==> flow/design.v <==
module UART_TX_CTRL
#(
    parameter [ 1:0] RDY       = 2'b01,
    parameter [ 1:0] LOAD      = 2'b10,
    parameter [ 1:0] SEND      = 2'b11,
    parameter [ 3:0] IDX_MAX   = 10,
    parameter [13:0] TMR_MAX   = 14'b10100010110000  
)
(
    input  wire       CLK,
    input  wire       rst,
    input  wire       send,
    input  wire [7:0] send_data,
    output wire       ready,
    output wire       UART_TX
);
reg         tx_bit;
reg  [ 1:0] tx_state;
reg  [ 9:0] tx_data;
reg  [ 3:0] index;
reg  [13:0] tx_tmr;
wire        bit_done;
always @(posedge CLK) begin : state_transition
    if (rst)
        tx_state <= RDY;
    else
    case (tx_state)
        RDY:
            if (send)
                tx_state <= LOAD;
        LOAD:
            tx_state <= SEND;
        SEND:
            if (bit_done) begin
                if (index == IDX_MAX)
                    tx_state <= RDY;
                else
                    tx_state <= LOAD;
            end
        default:  
            tx_state <= RDY;
    endcase
end
always @(posedge CLK) begin : timing
    if (rst || tx_state == RDY) begin
        tx_tmr <= 14'd0;
    end
    else begin
        if (bit_done)
            tx_tmr <= 14'd0;
        else
            tx_tmr <= tx_tmr + 1;
    end
end
always @(posedge CLK) begin : increment_index
    if (rst || tx_state == RDY)
        index <= 0;
    else if (tx_state == LOAD)
        index <= index + 1;
end
always @(posedge CLK) begin : data_latch
    if (send)
        tx_data <= {1'b1, send_data, 1'b0};
end
always @(posedge CLK) begin : bit0
    if (rst || tx_state == RDY)
        tx_bit <= 1'b1;
    else if (tx_state == LOAD)
        tx_bit <= tx_data[index];
end
assign bit_done = (tx_tmr == TMR_MAX)? 1 : 0;
assign UART_TX   = tx_bit;
assign ready     = (tx_state == RDY)? 1 : 0;
endmodule
module UART_RX_CTRL
#(
    parameter [ 2:0] WAIT_START  = 3'b001,
    parameter [ 2:0] STORE_START = 3'b010,
    parameter [ 2:0] STORE_DATA  = 3'b011,
    parameter [ 2:0] STORE_STOP  = 3'b100,
    parameter [ 2:0] STORE_LAST  = 3'b101,
    parameter [13:0] TMR_MAX     = 14'b10100010110000  
)(
    input  wire        CLK,
    input  wire        rst,
    input  wire        UART_RX,
    output reg  [ 7:0] recv_data,
    output wire        vald_data
);
reg  [ 2:0] rx_reg;
reg  [ 2:0] rx_state;
reg  [13:0] rx_tmr;
reg  [ 2:0] bit_count;
wire        sample_point;
wire        startbit_detected;
always @(posedge CLK) begin : rx_latch_n_shift
    if (rst)
        rx_reg <= 3'd0;
    else
        rx_reg <= {rx_reg[1:0], UART_RX};
end
function set_startbit_detected;
    input state, rx2, rx1;
    begin
        if (state==WAIT_START && rx2==1'b1 && rx1==1'b0)
            set_startbit_detected = 1'b1;
        else
            set_startbit_detected = 1'b0;
    end
endfunction
assign startbit_detected = set_startbit_detected(
                            rx_state,
                            rx_reg[2],
                            rx_reg[1]
                        );
always @(posedge CLK) begin : rx_timer
    if (rst) begin
        rx_tmr <= 14'd0;
    end
    else if (startbit_detected == 1'b1) begin
        rx_tmr <= 14'd0;
    end
    else begin
        if (rx_tmr == TMR_MAX)
            rx_tmr <= 14'd0;
        else
            rx_tmr <= rx_tmr + 14'd1;
    end
end
assign sample_point = (rx_tmr == 14'd0)? 1'b1 : 1'b0;
always @(posedge CLK) begin : state_transition_n_bit_count
    if (rst) begin
        rx_state  <= WAIT_START;
        bit_count <= 3'd0;
    end
    else
    case (rx_state)
        WAIT_START:
            if (startbit_detected == 1'b1) begin
                rx_state <= STORE_START;
                bit_count <= 3'd0;
            end
        STORE_START:
            if (sample_point == 1'b1) begin
                if (rx_reg[1] == 1'b0)
                    rx_state <= STORE_DATA;
                else  
                    rx_state <= WAIT_START;
            end
        STORE_DATA:
            if (sample_point == 1'b1) begin
                recv_data <= {rx_reg[1], recv_data[7:1]};
                if (bit_count == 3'd7)
                    rx_state <= STORE_STOP;
                else
                    bit_count <= bit_count + 3'd1;
            end
        STORE_STOP:
            if (sample_point == 1'b1) begin
                if (rx_reg[1] == 1'b1)
                    rx_state <= STORE_LAST;
                else  
                    rx_state <= WAIT_START;
            end
        STORE_LAST:
            rx_state <= WAIT_START;
        default:  
            rx_state <= WAIT_START;
    endcase
end
assign vald_data = (rx_state == STORE_LAST)? 1'b1 : 1'b0;
endmodule
module FIFO
#(
    parameter ADDR_WIDTH = 8,
    parameter DATA_WIDTH = 8
)
(
    input  wire                  CLK,
    input  wire                  rst,
    input  wire                  w_enable,
    input  wire                  r_enable,
    input  wire [DATA_WIDTH-1:0] w_data,
    output reg  [DATA_WIDTH-1:0] r_data,
    output reg  [ADDR_WIDTH:0]   count
);
reg [ADDR_WIDTH-1:0] w_addr;
reg [ADDR_WIDTH-1:0] r_addr;
reg [DATA_WIDTH-1:0] ram [2**ADDR_WIDTH-1:0];
always @(posedge CLK) begin : dpm
    if (w_enable)
        ram[w_addr] <= w_data;
    if (rst)
        r_data      <= 0;
    else if (r_enable)
        r_data      <= ram[r_addr];
end
always @(posedge CLK) begin : addr
    if (rst) begin
        w_addr <= 0;
        r_addr <= 0;
    end
    else begin
        if (w_enable)
            w_addr <= w_addr + 1'b1;
        if (r_enable)
            r_addr <= r_addr + 1'b1;
    end
end
always @(posedge CLK) begin : count_data
    if (rst)
        count <= 0;
    else
    case ({w_enable, r_enable})
        2'b00: count <= count;
        2'b01: count <= count - 1'b1;
        2'b10: count <= count + 1'b1;
        2'b11: count <= count;
    endcase
end
endmodule
module UART
#(
    parameter [ 2:0] WAIT_ACTI      = 3'b001,
    parameter [ 2:0] SEND_CHAR      = 3'b010,
    parameter [ 2:0] RDY            = 3'b011,
    parameter [ 2:0] WAIT_RDY       = 3'b100,
    parameter [ 3:0] BTN_STR_LEN    = 4'd8,
    parameter [ 1:0] PARROT_STR_LEN = 2'd3,
    parameter        BTN            = 1'b0,
    parameter        PARROT         = 1'b1,
    parameter [13:0] BAUD_TMR_MAX   = 14'd15  
)
(
    input  wire CLK,        
    input  wire rst,        
    input  wire btn_0,      
    output wire UART_TX,    
    input  wire UART_RX     
);
reg  [ 2:0] uart_state;
wire [ 7:0] btn_str        [ 7:0];
reg  [ 3:0] str_idx;
reg         send_mode;
reg         send_char;
wire        send;
reg  [ 7:0] send_data;
wire        ready;
assign send = send_char;
wire [ 7:0] recv_data;
wire        vald_data;
wire        w_enable;
wire        r_enable;
wire [ 7:0] r_data;
wire [ 8:0] count;
assign btn_str[0] = 8'h02;  
assign btn_str[1] = 8'h41;  
assign btn_str[2] = 8'h52;  
assign btn_str[3] = 8'h54;  
assign btn_str[4] = 8'h59;  
assign btn_str[5] = 8'h0D;  
assign btn_str[6] = 8'h0A;  
assign btn_str[7] = 8'h03;  
UART_TX_CTRL #(.TMR_MAX(BAUD_TMR_MAX)) uart_tx_ctrl (
    CLK,
    rst,
    send,
    send_data,
    ready,
    UART_TX
);
UART_RX_CTRL #(.TMR_MAX(BAUD_TMR_MAX)) uart_rx_ctrl (
    CLK,
    rst,
    UART_RX,
    recv_data,
    vald_data
);
assign w_enable = (vald_data == 1'b1 && count < 2**8);
assign r_enable = (count > 0 && uart_state == WAIT_ACTI)? 1 : 0;
FIFO fifo (
    CLK,
    rst,
    w_enable,
    r_enable,
    recv_data,  
    r_data,
    count
);
always @(posedge CLK) begin : state_transition
    if (rst) begin
        uart_state <= WAIT_ACTI;
        send_mode  <= BTN;
    end
    else
    case (uart_state)
        WAIT_ACTI:
            if (r_enable) begin
                uart_state <= SEND_CHAR;
                send_mode  <= PARROT;
            end
            else if (btn_0 == 1'b1) begin
                uart_state <= SEND_CHAR;
                send_mode  <= BTN;
            end
        SEND_CHAR:
            uart_state <= RDY;
        RDY:
            uart_state <= WAIT_RDY;
        WAIT_RDY:
            if (ready == 1'b1) begin
                case (send_mode)
                    PARROT: begin
                        uart_state <= WAIT_ACTI;
                    end
                    BTN: begin
                        if (str_idx == BTN_STR_LEN)
                            uart_state <= WAIT_ACTI;
                        else
                            uart_state <= SEND_CHAR;
                    end
                endcase
            end
        default:  
            uart_state <= WAIT_ACTI;
    endcase
end
always @(posedge CLK) begin : inc_idx
    if (rst || uart_state == WAIT_ACTI)
        str_idx <= 0;
    else if (uart_state == SEND_CHAR)
        str_idx <= str_idx + 1;
end
always @(posedge CLK) begin : char_load
    if (rst) begin
        send_char <= 1'b0;
        send_data <= 0;
    end
    else if (uart_state == SEND_CHAR) begin
        send_char <= 1'b1;
        if (send_mode == PARROT)
            send_data <= r_data;
        else if (send_mode == BTN)
            send_data <= btn_str[str_idx[2:0]];
    end
    else begin
        send_char <= 1'b0;
    end
end
endmodule
---- Tool chain data of UART ----
What the tools print for UART, step after step.
Lines are those of the file above, counted from 1.
Operators carry their Yosys type and port widths (W data, S select, Z words).
Cell names lack the library's common part.
Not given: --
design
  top module .............................. UART
  clock ................................... CLK
  standard-cell library ................... sky130hd
  corner .................................. tt_025C_1v80

---- After elaboration ----
Yosys after proc, flatten, opt, wreduce and memory -nomap, before mapping. Memory bits, and registers merged into a memory's read port (data or address), are not among the register bits. Print and check cells are not counted. Equal cells are merged and count once.
Memory sizes are those after Yosys's memory passes, which may raise the word count (mostly to a power of two), join words into wider ones and drop unused or constant bits.
cells by class
  reduce/logical cells .................... 20
  add/sub/neg operators ................... 9
  shift operators ......................... 1
  bitwise operators ....................... 3
  mux-type cells .......................... 37
  $lt $le $gt $ge ......................... 2
  eq/ne operators ......................... 37
operator list
  operator                 number
  $pmux W8 S8              1
  $mux W3                  12
  $add A14 B1 Y14 const B  2
  $eq A14 B4 Y1 const B    2
  $eq A3 B3 Y1 const B     8
  $pmux W3 S4              2
  $mux W8                  3
  $eq A3 B2 Y1 const B     6
  $pmux W9 S2              1
  $add A8 B1 Y8 const B    2
  $logic_not A14 Y1        1
  $ne A2 B1 Y1 const B     7
  $pmux W3 S2              2
  $shiftx A10 B4 Y1        1
  $mux W1                  10
  $mux W2                  5
  $eq A3 B1 Y1 const B     3
  $add A9 B1 Y9 const B    1
  $sub A9 B1 Y9 const B    1
  $gt A9 B1 Y1 const B     1
  $lt A9 B9 Y1 const B     1
  $eq A2 B2 Y1 const B     4
  $add A4 B1 Y4 const B    2
  $eq A4 B4 Y1 const B     2
  $reduce_and A2 Y1        3
  $pmux W2 S3              1
  $reduce_and A5 Y1        1
  $logic_and A1 B1 Y1      4
Not listed: further kinds 13, cells in them 20.
bit counts
  input port bits ......................... 4
  memories ................................ 1
  output and inout bits ................... 1
  word width x clocked read ports ......... 8
  word-level cells ........................ 128
  flip-flop bits (word level) ............. 102
  bits in writable memories ............... 2,048
memories
  name      words  width  rd ports  wr ports  line  text
  fifo.ram  256    8      1         1         189   reg [DATA_WIDTH-1:0] ram [2**ADDR_WIDTH-1:0];

---- Depth ----
Yosys ltp: most cells in a row. Word level: on the elaborated netlist, between registers, memories and ports. Mapped: between sequential cells and ports; inverters and the memories' decode and read muxes count.
logic depth
  depth in word-level cells ............... 5
  ABC_AREA ................................ 0
  depth in mapped cells ................... 13
  depth with buffers taken out ............ 13

---- Netlist ----
Source: synth_stat.txt of the flow (Yosys; design flattened, memories mapped). It holds for the ABC_AREA given above (unset counts as 0); a run with the other value may have another netlist.
mapped netlist
  mapped flip-flops ....................... 2,160
  synthesis area .......................... 84,476.0 um^2
  standard cells after synthesis .......... 4,213
  buffers ................................. 245
  area of sequential cells ................ 63,901.3 um^2
cells by type
  cell type  number  total area (um^2)
  edfxtp_1   2,064   6.2E+04
  mux4_2     503     1.13E+04
  dfxtp_1    96      1.92E+03
  mux2i_1    156     1.56E+03
  nor2_1     369     1.39E+03
  nand2_1    124     465.446
  a21oi_1    85      425.408
  clkbuf_1   107     401.635
  buf_6      30      337.824
  ha_1       26      325.312
  a22oi_1    35      262.752
  nand3_1    52      260.25
  buf_2      50      250.24
  o21ai_0    50      250.24
  o221ai_1   26      227.718
  o22ai_1    34      212.704
  xor2_1     23      201.443
  xnor2_1    21      183.926
Not listed: further types 52, cells in them 362.
The figures by module come from a second, unflattened synthesis with its own total; it is not the netlist above.
unflattened totals
  cells (unflattened synthesis) ........... 4,435
  area (unflattened synthesis) ............ 84,967.7 um^2
Each row is one instance without its submodules.
modules
  module                      cells  area (um^2)  times used  sequential area (um^2)
  FIFO                        4,072  81,479.4     1           62,159.6
  UART_RX_CTRL #(TMR_MAX=15)  136    1,360.1      1           700.7
  UART_TX_CTRL #(TMR_MAX=15)  127    1,252.5      1           680.7
  UART                        100    875.8        1           360.3

---- Timing after synthesis ----
OpenSTA on the mapped netlist: ideal clock, no wires. The path of least setup slack (recovery checks aside). Input and output delay are each 20% of the period. Register names are those of the netlist, which keeps one name where synthesis merged equal registers.
timing path after synthesis
  path type ............................... register to register
  start point ............................. reg uart_rx_ctrl.recv_data[1]
  end point ............................... mem fifo.ram[0][1]
  setup time .............................. 820 ps
  data required time ...................... 9,180 ps
  buffers on the path ..................... 0
  launch time at the first pin ............ 0 ps
  period .................................. 10,000 ps
  path delay .............................. 4,060 ps
  setup slack ............................. 5,940 ps
  driving pins on the path ................ 1
  arrival ................................. 3,240 ps
  period reached after synthesis .......... 4,060 ps
"path delay" is the arrival time less input delay plus setup time.
"driving pins on the path": output pins that drive a net of the path, with the launching flip-flop's if there is one; two outputs of one cell count as two.
"period reached after synthesis" is the clock period less the worst setup slack; recovery checks do not enter. This is arithmetic on one report: input and output delays are still those of the set period (20% each).
The rows between start and end are the longest chain of elaborated cells between them; the timing report does not say that the signal goes this way. Where chains are equally long, one stands for them.
A line is the first line of the expression or statement that the cell stems from. Yosys adds cells for indexed reads and writes and turns some case tables into memories.
between the ends, after synthesis
  cell sequence ........................... edfxtp_1
  cells in the longest elaborated chain ... 1
  elaborated cells on any way between the ends .. 1
  source lines of those cells ............. 1
  those cells by class .................... mux: 1
RTL lines, path after synthesis
  item                line  text
  start: declaration  87    output reg  [ 7:0] recv_data,
  start: assignment   152   recv_data <= {rx_reg[1], recv_data[7:1]};
  $mux W8             191   if (w_enable)
  end: declaration    189   reg [DATA_WIDTH-1:0] ram [2**ADDR_WIDTH-1:0];

---- Timing after layout ----
From the final timing report of job 1: the path of least setup slack in the routed layout; clock arrival at registers is part of the times.
The path's times are printed in steps of 10 ps; the period is the one set.
timing path after layout
  path type ............................... register to register
  start point ............................. reg fifo.r_addr[1]
  end point ............................... reg fifo.r_data[5]
  driving pins on the path ................ 10
  arrival ................................. 4,760 ps
  buffers on the path ..................... 4
  setup time .............................. 140 ps
  launch time at the first pin ............ 880 ps
  setup slack ............................. 650 ps
  data required time ...................... 5,410 ps
  period .................................. 4,660 ps
between the ends, after layout
  cell sequence ........................... dfxtp_4 buf_12 buf_12 buf_4 mux4_2 mux2i_1 o22ai_1 a2111oi_0 buf_4 o32ai_1
RTL lines, path after layout
  item                line  text
  start: declaration  188   reg [ADDR_WIDTH-1:0] r_addr;
  start: assignment   201   r_addr <= 0;
  start: assignment   207   r_addr <= r_addr + 1'b1;
  end: declaration    184   output reg  [DATA_WIDTH-1:0] r_data,
Chain of elaborated cells between the ends: none given.

Ticket comment

Record of 3 stored runs of the RTL-to-layout flow on UART, platform sky130hd. The runs are unordered. Constraints: input delay and output delay 20% of the set period each, output load 0.01 pF.
"clock period achieved" is the run's clock period less its worst setup slack. It is reckoned from that one timing run; input and output delays stay at 20% of the period that was set.
"worst setup path time" means the part of the period allowed to the worst setup path (the constraints hold back 20% at inputs and 20% at outputs) less its slack; where the path has registers, the arrival times of their clocks count too.
"power consumption" is the tool's figure for a default switching activity; nothing was simulated.
"worst setup path time" is known to 10 ps.

======== job 1 ========
==> flow/run.sh <==
#!/bin/bash
# the make line also repeats the synthesis and layout settings of config.mk as NAME=value (left out here)
make -C /OpenROAD-flow-scripts/flow DESIGN_CONFIG=/design/flow/config.mk WORK_HOME=/design/flow/orfs CLKGATE_MAP_FILE= finish
==> flow/config.mk <==
export PLATFORM = sky130hd
export DESIGN_NAME = UART
export DESIGN_NICKNAME = UART
export VERILOG_FILES = /design/flow/design.v
export SDC_FILE = /design/flow/constraint.sdc
export NUM_CORES = 4
export LEC_CHECK = 0
export CAP_MARGIN = 20
export CORE_MARGIN = 2
export CORE_UTILIZATION = 40
export SETUP_SLACK_MARGIN = -0.16
export SLEW_MARGIN = 20
==> flow/constraint.sdc <==
create_clock -name core_clock -period 4.66 [get_ports {CLK}]
set_input_delay 0.9320 -clock core_clock [delete_from_list [all_inputs] [get_ports {CLK}]]
set_output_delay 0.9320 -clock core_clock [all_outputs]
set_load 0.01 [all_outputs]

-------- measured, job 1 --------
  area of the synthesized netlist ......... 84,476.0 um^2
  die footprint ........................... 214,883.0 um^2
  area of the standard cells in the finished layout .. 96,105.9 um^2
  utilization after routing ............... 45.8%
  worst slack on setup checks ............. 651 ps
  setup total negative slack .............. 0 ps
  worst-case hold slack ................... 426 ps
  power consumption ....................... 46.925 mW
  clock period achieved ................... 4,009 ps
  worst setup path time ................... 4,010 ps
  worst path kind ......................... register to register

======== job 2 ========
==> flow/run.sh <==
#!/bin/bash
# the make line also repeats the synthesis and layout settings of config.mk as NAME=value (left out here)
make -C /OpenROAD-flow-scripts/flow DESIGN_CONFIG=/design/flow/config.mk WORK_HOME=/design/flow/orfs CLKGATE_MAP_FILE= finish
==> flow/config.mk <==
export PLATFORM = sky130hd
export DESIGN_NAME = UART
export DESIGN_NICKNAME = UART
export VERILOG_FILES = /design/flow/design.v
export SDC_FILE = /design/flow/constraint.sdc
export NUM_CORES = 4
export LEC_CHECK = 0
export CAP_MARGIN = 40
export CELL_PAD_IN_SITES_DETAIL_PLACEMENT = 0
export CORE_ASPECT_RATIO = 1.34
export CORE_MARGIN = 7
export CORE_UTILIZATION = 48
export CTS_CLUSTER_DIAMETER = 205
export GPL_ROUTABILITY_DRIVEN = 0
export SETUP_SLACK_MARGIN = -0.67
export SLEW_MARGIN = 20
export TNS_END_PERCENT = 70
==> flow/constraint.sdc <==
create_clock -name core_clock -period 10.0 [get_ports {CLK}]
set_input_delay 2.0000 -clock core_clock [delete_from_list [all_inputs] [get_ports {CLK}]]
set_output_delay 2.0000 -clock core_clock [all_outputs]
set_load 0.01 [all_outputs]

-------- measured, job 2 --------
  area of the synthesized netlist ......... 84,476.0 um^2
  die footprint ........................... 188,059.0 um^2
  area of the standard cells in the finished layout .. 95,310.2 um^2
  utilization after routing ............... 54.4%
  worst slack on setup checks ............. 5,431 ps
  setup total negative slack .............. 0 ps
  worst-case hold slack ................... 431 ps
  power consumption ....................... 21.209 mW
  clock period achieved ................... 4,569 ps
  worst setup path time ................... 4,570 ps
  worst path kind ......................... register to register

======== job 3 ========
==> flow/run.sh <==
#!/bin/bash
# the make line also repeats the synthesis and layout settings of config.mk as NAME=value (left out here)
make -C /OpenROAD-flow-scripts/flow DESIGN_CONFIG=/design/flow/config.mk WORK_HOME=/design/flow/orfs CLKGATE_MAP_FILE= finish
==> flow/config.mk <==
export PLATFORM = sky130hd
export DESIGN_NAME = UART
export DESIGN_NICKNAME = UART
export VERILOG_FILES = /design/flow/design.v
export SDC_FILE = /design/flow/constraint.sdc
export NUM_CORES = 4
export LEC_CHECK = 0
export CAP_MARGIN = 20
export CELL_PAD_IN_SITES_DETAIL_PLACEMENT = 0
export CORE_ASPECT_RATIO = 1.71
export CORE_MARGIN = 2
export CORE_UTILIZATION = 15
export CTS_CLUSTER_SIZE = 86
export MAX_ROUTING_LAYER = met5
export MIN_ROUTING_LAYER = met1
export PLACE_DENSITY_LB_ADDON = 0.13
export SETUP_SLACK_MARGIN = -0.0
export SLEW_MARGIN = 20
export TNS_END_PERCENT = 65
==> flow/constraint.sdc <==
create_clock -name core_clock -period 2.64 [get_ports {CLK}]
set_input_delay 0.5280 -clock core_clock [delete_from_list [all_inputs] [get_ports {CLK}]]
set_output_delay 0.5280 -clock core_clock [all_outputs]
set_load 0.01 [all_outputs]

-------- measured, job 3 --------
  area of the synthesized netlist ......... 84,476.0 um^2
  die footprint ........................... 569,408.0 um^2
  area of the standard cells in the finished layout .. 110,870.0 um^2
  utilization after routing ............... 19.8%
  worst slack on setup checks ............. -449 ps
  setup total negative slack .............. -3,273 ps
  worst-case hold slack ................... 220 ps
  power consumption ....................... 91.139 mW
  clock period achieved ................... 3,089 ps
  worst setup path time ................... 3,090 ps
  worst path kind ......................... register to register
